==> flow/design.v <==
module uart_tx #(
    parameter BAUD_DIV = 434
) (
    input logic clk,
    input logic rst_n,
    input logic tx_start,
    input logic [7:0] data_in,
    output logic tx_busy,
    output logic tx
);
    logic [9:0] tx_shift;   
    logic [3:0] bit_count;
    logic [11:0] baud_counter;
    logic tx_active;
    always_ff @(posedge clk or negedge rst_n) begin
        if (!rst_n) begin
            tx_active <= 0;
            baud_counter <= 0;
            tx_busy <= 0;
            tx <= 1;   
        end else begin
            if (tx_start && !tx_active) begin
                tx_active <= 1;
                tx_shift <= {1'b1, data_in, 1'b0};   
                baud_counter <= BAUD_DIV;
                bit_count <= 0;
                tx_busy <= 1;
            end else if (tx_active) begin
                if (baud_counter == 0) begin
                    baud_counter <= BAUD_DIV;
                    tx <= tx_shift[0];   
                    tx_shift <= {1'b1, tx_shift[9:1]};   
                    bit_count <= bit_count + 1;
                    if (bit_count == 9) begin   
                        tx_active <= 0;
                        tx_busy <= 0;
                    end
                end else begin
                    baud_counter <= baud_counter - 1;
                end
            end
        end
    end
endmodule
module uart_rx #(
    parameter BAUD_DIV = 434   
) (
    input logic clk,
    input logic rst_n,
    input logic rx,
    output logic [7:0] data_out,
    output logic data_valid,
	 	output logic [7:0] leds
);
    logic [11:0] baud_counter;
    logic [3:0] bit_count;
    logic [7:0] rx_shift;
    logic rx_active;
    always_ff @(posedge clk or negedge rst_n) begin
        if (!rst_n) begin
            baud_counter <= 0;
            bit_count <= 0;
            rx_active <= 0;
            data_valid <= 0;
            rx_shift <= 8'b0;   
        end else begin
            if (!rx_active && !rx) begin
                rx_active <= 1;
                baud_counter <= BAUD_DIV / 2;
                bit_count <= 0;
                rx_shift <= 8'b0;   
            end else if (rx_active) begin
                if (baud_counter == 0) begin
                    baud_counter <= BAUD_DIV;
                    if (bit_count < 9) begin
                        rx_shift <= {rx, rx_shift[7:1]};   
                        bit_count <= bit_count + 1;
                    end else begin
                        rx_active <= 0;
                        data_out <= rx_shift;  
								leds <= rx_shift;
                        data_valid <= 1;
                    end
                end else begin
                    baud_counter <= baud_counter - 1;
                end
            end else begin
                data_valid <= 0;
            end
        end
    end
endmodule
module uart_edge_detection (
    input logic clk,           
    input logic rst_n,         
    input logic uart_rx,       
    output logic uart_tx,      
    output logic led_rx,       
    output logic led_tx,       
    output logic data_ready    
);
    parameter CLOCK_FREQ = 50000000;    
    parameter BAUD_RATE  = 115200;
    parameter BAUD_DIV   = CLOCK_FREQ / BAUD_RATE;
    parameter THRESHOLD  = 4;           
    logic [7:0] rx_data;
    logic rx_done;
    logic [7:0] processed_data;
    logic tx_start;
    logic tx_busy;
    logic [7:0] image_data [0:63];     
    logic [7:0] conv_result [0:35];    
    logic [5:0] rx_counter;            
    logic [5:0] tx_counter;            
    typedef enum logic [1:0] {IDLE, RECEIVE, PROCESS, SEND} state_t;
    state_t state, next_state;
    uart_rx #(
        .BAUD_DIV(BAUD_DIV)
    ) uart_receiver (
        .clk(clk),
        .rst_n(rst_n),
        .rx(uart_rx),
        .data_out(rx_data),
        .data_valid(rx_done)
    );
    uart_tx #(
        .BAUD_DIV(BAUD_DIV)
    ) uart_transmitter (
        .clk(clk),
        .rst_n(rst_n),
        .tx_start(tx_start),
        .data_in(processed_data),
        .tx_busy(tx_busy),
        .tx(uart_tx)
    );
    always_ff @(posedge clk or negedge rst_n) begin
        if (!rst_n)
            state <= IDLE;
        else
            state <= next_state;
    end
    always_comb begin
        case (state)
            IDLE:      next_state = (rx_done) ? RECEIVE : IDLE;
            RECEIVE:   next_state = (rx_counter == 6'd63 && rx_done) ? PROCESS : RECEIVE;
            PROCESS:   next_state = SEND;
            SEND:      next_state = (tx_counter == 6'd36 && !tx_busy) ? IDLE : SEND;
            default:   next_state = IDLE;
        endcase
    end
    always_ff @(posedge clk or negedge rst_n) begin
        if (!rst_n) begin
            rx_counter <= 6'd0;
        end else if ((state == IDLE || state == RECEIVE) && rx_done) begin
            image_data[rx_counter] <= rx_data;
            rx_counter <= rx_counter + 1;
        end else if (state == IDLE) begin
            rx_counter <= 6'd0;
        end
    end
    integer i, j, k, l;
    reg [3:0] sum;
    always_ff @(posedge clk or negedge rst_n) begin
        if (!rst_n) begin
            for (i = 0; i < 36; i = i + 1)
                conv_result[i] <= 8'd0;
        end else if (state == PROCESS) begin
            for (i = 0; i < 6; i = i + 1) begin
                for (j = 0; j < 6; j = j + 1) begin
                    sum = 0;
                    for (k = 0; k < 3; k = k + 1) begin
                        for (l = 0; l < 3; l = l + 1) begin
                            sum = sum + image_data[(i + k) * 8 + (j + l)][0];
                        end
                    end
                    conv_result[i * 6 + j] <= (sum >= THRESHOLD) ? 8'b1 : 8'b0;
                end
            end
        end
    end
    always_ff @(posedge clk or negedge rst_n) begin
        if (!rst_n) begin
            tx_counter <= 6'd0;
            tx_start <= 1'b0;
            processed_data <= 8'd0;
        end else if (state == SEND) begin
            if (!tx_busy && !tx_start) begin
                tx_start <= 1'b1;
                processed_data <= conv_result[tx_counter];
                tx_counter <= tx_counter + 1;
            end else if (tx_start && tx_busy) begin
                tx_start <= 1'b0;
            end
        end else begin
            tx_counter <= 6'd0;
            tx_start <= 1'b0;
        end
    end
    always_ff @(posedge clk or negedge rst_n) begin
        if (!rst_n) begin
            led_rx <= 1'b0;
            led_tx <= 1'b0;
            data_ready <= 1'b0;
        end else begin
            led_rx <= (state == RECEIVE) ? rx_done : 1'b0;
            led_tx <= (state == SEND) ? ~tx_busy : 1'b0;
            data_ready <= (state == SEND);  
        end
    end
endmodule
; Tool chain data of uart_edge_detection
; The steps from the RTL of uart_edge_detection to its reports follow in flow order.
; Line numbers count from 1 in the design file above.
; Operators: Yosys type, input widths -> output width; for muxes data width and select width s.
; Library cell names are shortened.
; A cell with n/a has no value.
[design]
top_module = uart_edge_detection
clock = clk
cell_library = sky130hd
pvt_corner = tt_025C_1v80

; Word level
; Counts by Yosys on the flattened word-level netlist (proc, flatten, opt, wreduce). Print and check cells are left out. Cells with the same type and inputs are merged into one.
[classes]
add_sub_neg = 294
multipliers = 0
n_div = 0
n_cmp = 37
eq_ne = 107
n_shift = 0
n_mux = 84
bitwise = 4
n_reduce_logical = 96
[ops]
columns = cell, n
row1 = $add 4x1->4, 180
row2 = $pmux 8 s36, 1
row3 = $eq 6x6->1 const B, 37
row4 = $reduce_and 3->1, 69
row5 = $eq 6x5->1 const B, 32
row6 = $add 3x1->4, 36
row7 = $ge 4x3->1 const B, 36
row8 = $add 2x1->3, 36
row9 = $eq 6x4->1 const B, 16
row10 = $add 1x1->2, 36
row11 = $mux 12, 6
row12 = $mux 1, 57
row13 = $eq 6x3->1 const B, 8
row14 = $mux 8, 4
row15 = $sub 12x1->12 const B, 2
row16 = $logic_not 12->1, 2
row17 = $eq 6x2->1 const B, 4
row18 = $mux 6, 4
row19 = $mux 4, 6
row20 = $mux 10, 2
row21 = $reduce_bool 2->1, 7
row22 = $add 6x1->6 const B, 2
row23 = $eq 6x1->1 const B, 2
row24 = $logic_not 6->1, 2
row25 = $mux 9, 1
row26 = $add 4x1->4 const B, 2
row27 = $pmux 2 s4, 1
row28 = $logic_and 1x1->1, 7
; Not listed: further kinds 13, cells in them 24.
[word_totals]
reg_bits = 434
latch_bits = 0
ramBits = 0
mem_bits_ro = 0
clocked_rd_ports_x_width = 0
n_memories = 0
inputBits = 3
out_inout_bits = 4
elab_cells = 743

; Depth
; Depth = most cells in a row (Yosys ltp): at word level without a register or memory, in the mapped netlist without a sequential cell, where the memories' decode and read muxes count.
[depth]
ltp_word = 10
ABC_AREA = 0
mapped_depth = 9
ltp_nobuf = 9

; After synthesis
; The flow's flattened synthesis, as Yosys stat reports it; memories are mapped. The netlist is that of the ABC_AREA named above (0 if unset); the other value can give another one.
[synth_totals]
cells = 1220
synth_area_um2 = 12634.6
seqArea_um2 = 4797.1
ff_cells = 176
buf_cells = 36
[types]
columns = cell, n, type_area_um2
row1 = dfrtp_1, 96, 2.4E+03
row2 = edfxtp_1, 78, 2.34E+03
row3 = fa_1, 108, 2.16E+03
row4 = ha_1, 124, 1.55E+03
row5 = inv_1, 227, 852.067
row6 = nor2_1, 140, 525.504
row7 = a21o_1, 40, 300.288
row8 = a211oi_1, 39, 292.781
row9 = a21oi_1, 53, 265.254
row10 = nand2_1, 70, 262.752
row11 = o21ai_0, 28, 140.134
row12 = clkbuf_1, 26, 97.594
row13 = xnor2_1, 11, 96.342
row14 = and2_1, 14, 87.584
row15 = nor2b_1, 13, 81.328
row16 = a22o_1, 9, 78.826
row17 = nor3_1, 15, 75.072
row18 = xor2_1, 7, 61.309
; Other cell types: 52; their cells: 122.
; The figures by module come from a second, unflattened synthesis with its own total; it is not the netlist above.
[unflattened]
cells_unflattened = 1223
area_unflattened_um2 = 12972.4
; Each row is one instance without its submodules.
[by_module]
columns = mod, instances, n_cells, mod_area_um2, seq_area_um2
row1 = uart_edge_detection, 1, 956, 9962.1, 3349.5
row2 = uart_rx #(BAUD_DIV=434), 1, 153, 1670.4, 890.9
row3 = uart_tx #(BAUD_DIV=434), 1, 114, 1340.0, 767.0

; Worst setup path after synthesis
; OpenSTA on the mapped netlist: ideal clock, no wires. The path of least setup slack (recovery checks aside). Input and output delay are each 20% of the period. Register names are those of the netlist, which keeps one name where synthesis merged equal registers.
[synth_path]
kind = input port to flip-flop
start = input uart_rx
end = register uart_receiver.rx_shift[7]
tclk_ps = 20000
input_delay_ps = 4000
setup_ps = 125
t_first_pin_ps = 4000
t_arrival_ps = 4723
t_required_ps = 19875
setup_slack_ps = 15152
path_delay_ps = 848
path_stages = 3
path_buffers = 0
period_less_setup_slack_ps = 4848
; "path_delay_ps" = arrival - input delay + setup time.
; "path_stages": output pins that drive a net of the path, with the launching flip-flop's if there is one; two outputs of one cell count as two.
; "period_less_setup_slack_ps" is the clock period less the worst setup slack; recovery checks do not enter. This is arithmetic on one report: input and output delays are still those of the set period (20% each).
; Between the ends stands the longest chain of elaborated cells between them, by number of cells; it is not shown to be the way that was timed. Of several equally long chains one is given.
; A line is the first line of the expression or statement that the cell stems from. Yosys adds cells for indexed reads and writes and turns some case tables into memories.
; A register here has more assigning lines than the two given.
[synth_via]
cell_sequence = nand2b_1 and3_4 mux2_2
elab_chain_cells = 4
cone_cells = 10
cone_lines = 4
cone_classes = mux (4); reduce/logical (6)
[synth_lines]
columns = element, line
row1 = start: declaration, 96  ; input logic uart_rx,
row2 = $mux 8, 75  ; if (bit_count < 9) begin
row3 = $mux 8, 73  ; if (baud_counter == 0) begin
row4 = $mux 8, 72  ; end else if (rx_active) begin
row5 = $mux 8, 67  ; if (!rx_active && !rx) begin
row6 = end: assignment, 65  ; rx_shift <= 8'b0;
row7 = end: assignment, 76  ; rx_shift <= {rx, rx_shift[7:1]};
row8 = end: declaration, 57  ; logic [7:0] rx_shift;

; Timing after layout
; Path of least setup slack in the final report of flow run B (OpenROAD, finished layout, wires in). Where an end is a register, its clock arrival counts in the times.
; The report prints the path's times to 10 ps; the period is as set.
[layout_path]
kind = flip-flop to flip-flop
start = register image_data[19]
end = register conv_result[9][0]
tclk_ps = 5740
setup_ps = 150
t_first_pin_ps = 430
t_arrival_ps = 3640
t_required_ps = 6020
setup_slack_ps = 2380
path_stages = 10
path_buffers = 0
; Between the ends stands the longest chain of elaborated cells between them, by number of cells; it is not shown to be the way that was timed. Of several equally long chains one is given.
[layout_via]
cell_sequence = edfxtp_1 inv_1 fa_1 fa_1 fa_1 inv_1 ha_1 a21o_1 a211oi_1 a21oi_1
elab_chain_cells = 8
cone_cells = 8
cone_lines = 2
cone_classes = add/sub (6); compare (1); mux (1)
[layout_lines]
columns = element, line
row1 = start: assignment, 155  ; image_data[rx_counter] <= rx_data;
row2 = $add 3x1->4, 173  ; sum = sum + image_data[(i + k) * 8 + (j + l)][0];
row3 = $add 4x1->4 (5 in a row), 173
row4 = $ge 4x3->1, 176  ; conv_result[i * 6 + j] <= (sum >= THRESHOLD) ? 8'b1 : 8'b0;
row5 = $mux 1, 176
row6 = end: assignment, 166  ; conv_result[i] <= 8'd0;
row7 = end: assignment, 176
row8 = end: declaration, 112  ; logic [7:0] conv_result [0:35];

; Settings and measured results of 3 stored flow runs for module uart_edge_detection (sky130hd), not sorted in any way. The constraints put input and output delay at 20% of the set period each and load the outputs with 0.01 pF.
; By "total_power_mw" is meant OpenSTA's value without simulated activity: inputs other than the clock are taken to toggle once in ten clock periods, and the tool carries that through the logic.

[flow run A: settings]
ABC_AREA = 0
CAP_MARGIN = 35
CELL_PAD_IN_SITES_DETAIL_PLACEMENT = 2
CELL_PAD_IN_SITES_GLOBAL_PLACEMENT = 0
CORE_MARGIN = 7
CORE_UTILIZATION = 62
CTS_CLUSTER_DIAMETER = 240
CTS_CLUSTER_SIZE = 46
HOLD_SLACK_MARGIN = 0.03
MAX_ROUTING_LAYER = met4
MIN_ROUTING_LAYER = met2
PLACE_DENSITY = 0.89
SETUP_SLACK_MARGIN = 0.75
TNS_END_PERCENT = 30
period_ns = 5.67
SLEW_MARGIN = 20
[flow run A: results]
outcome = no final report: placement broke off with DPL-0033

[flow run B: settings]
CORE_UTILIZATION = 40
period_ns = 5.74
CAP_MARGIN = 20
CORE_MARGIN = 2
SLEW_MARGIN = 20
[flow run B: results]
synth_chip_area_um2 = 12634.6
die_footprint_um2 = 33024.0
cell_area_final_um2 = 13659.4
ws_setup_ps = 2384
hold_worst_slack_ps = 447
total_power_mw = 2.710

[flow run C: settings]
ABC_AREA = 1
CELL_PAD_IN_SITES_GLOBAL_PLACEMENT = 2
CORE_UTILIZATION = 67
CTS_CLUSTER_DIAMETER = 224
CTS_CLUSTER_SIZE = 87
GPL_TIMING_DRIVEN = 1
MIN_ROUTING_LAYER = met1
PLACE_DENSITY_LB_ADDON = 0.14
SETUP_SLACK_MARGIN = 5.0
SLEW_MARGIN = 0
TNS_END_PERCENT = 15
period_ns = 20.0
CAP_MARGIN = 20
CORE_MARGIN = 2
[flow run C: results]
outcome = no final report: placement broke off with FLW-0024
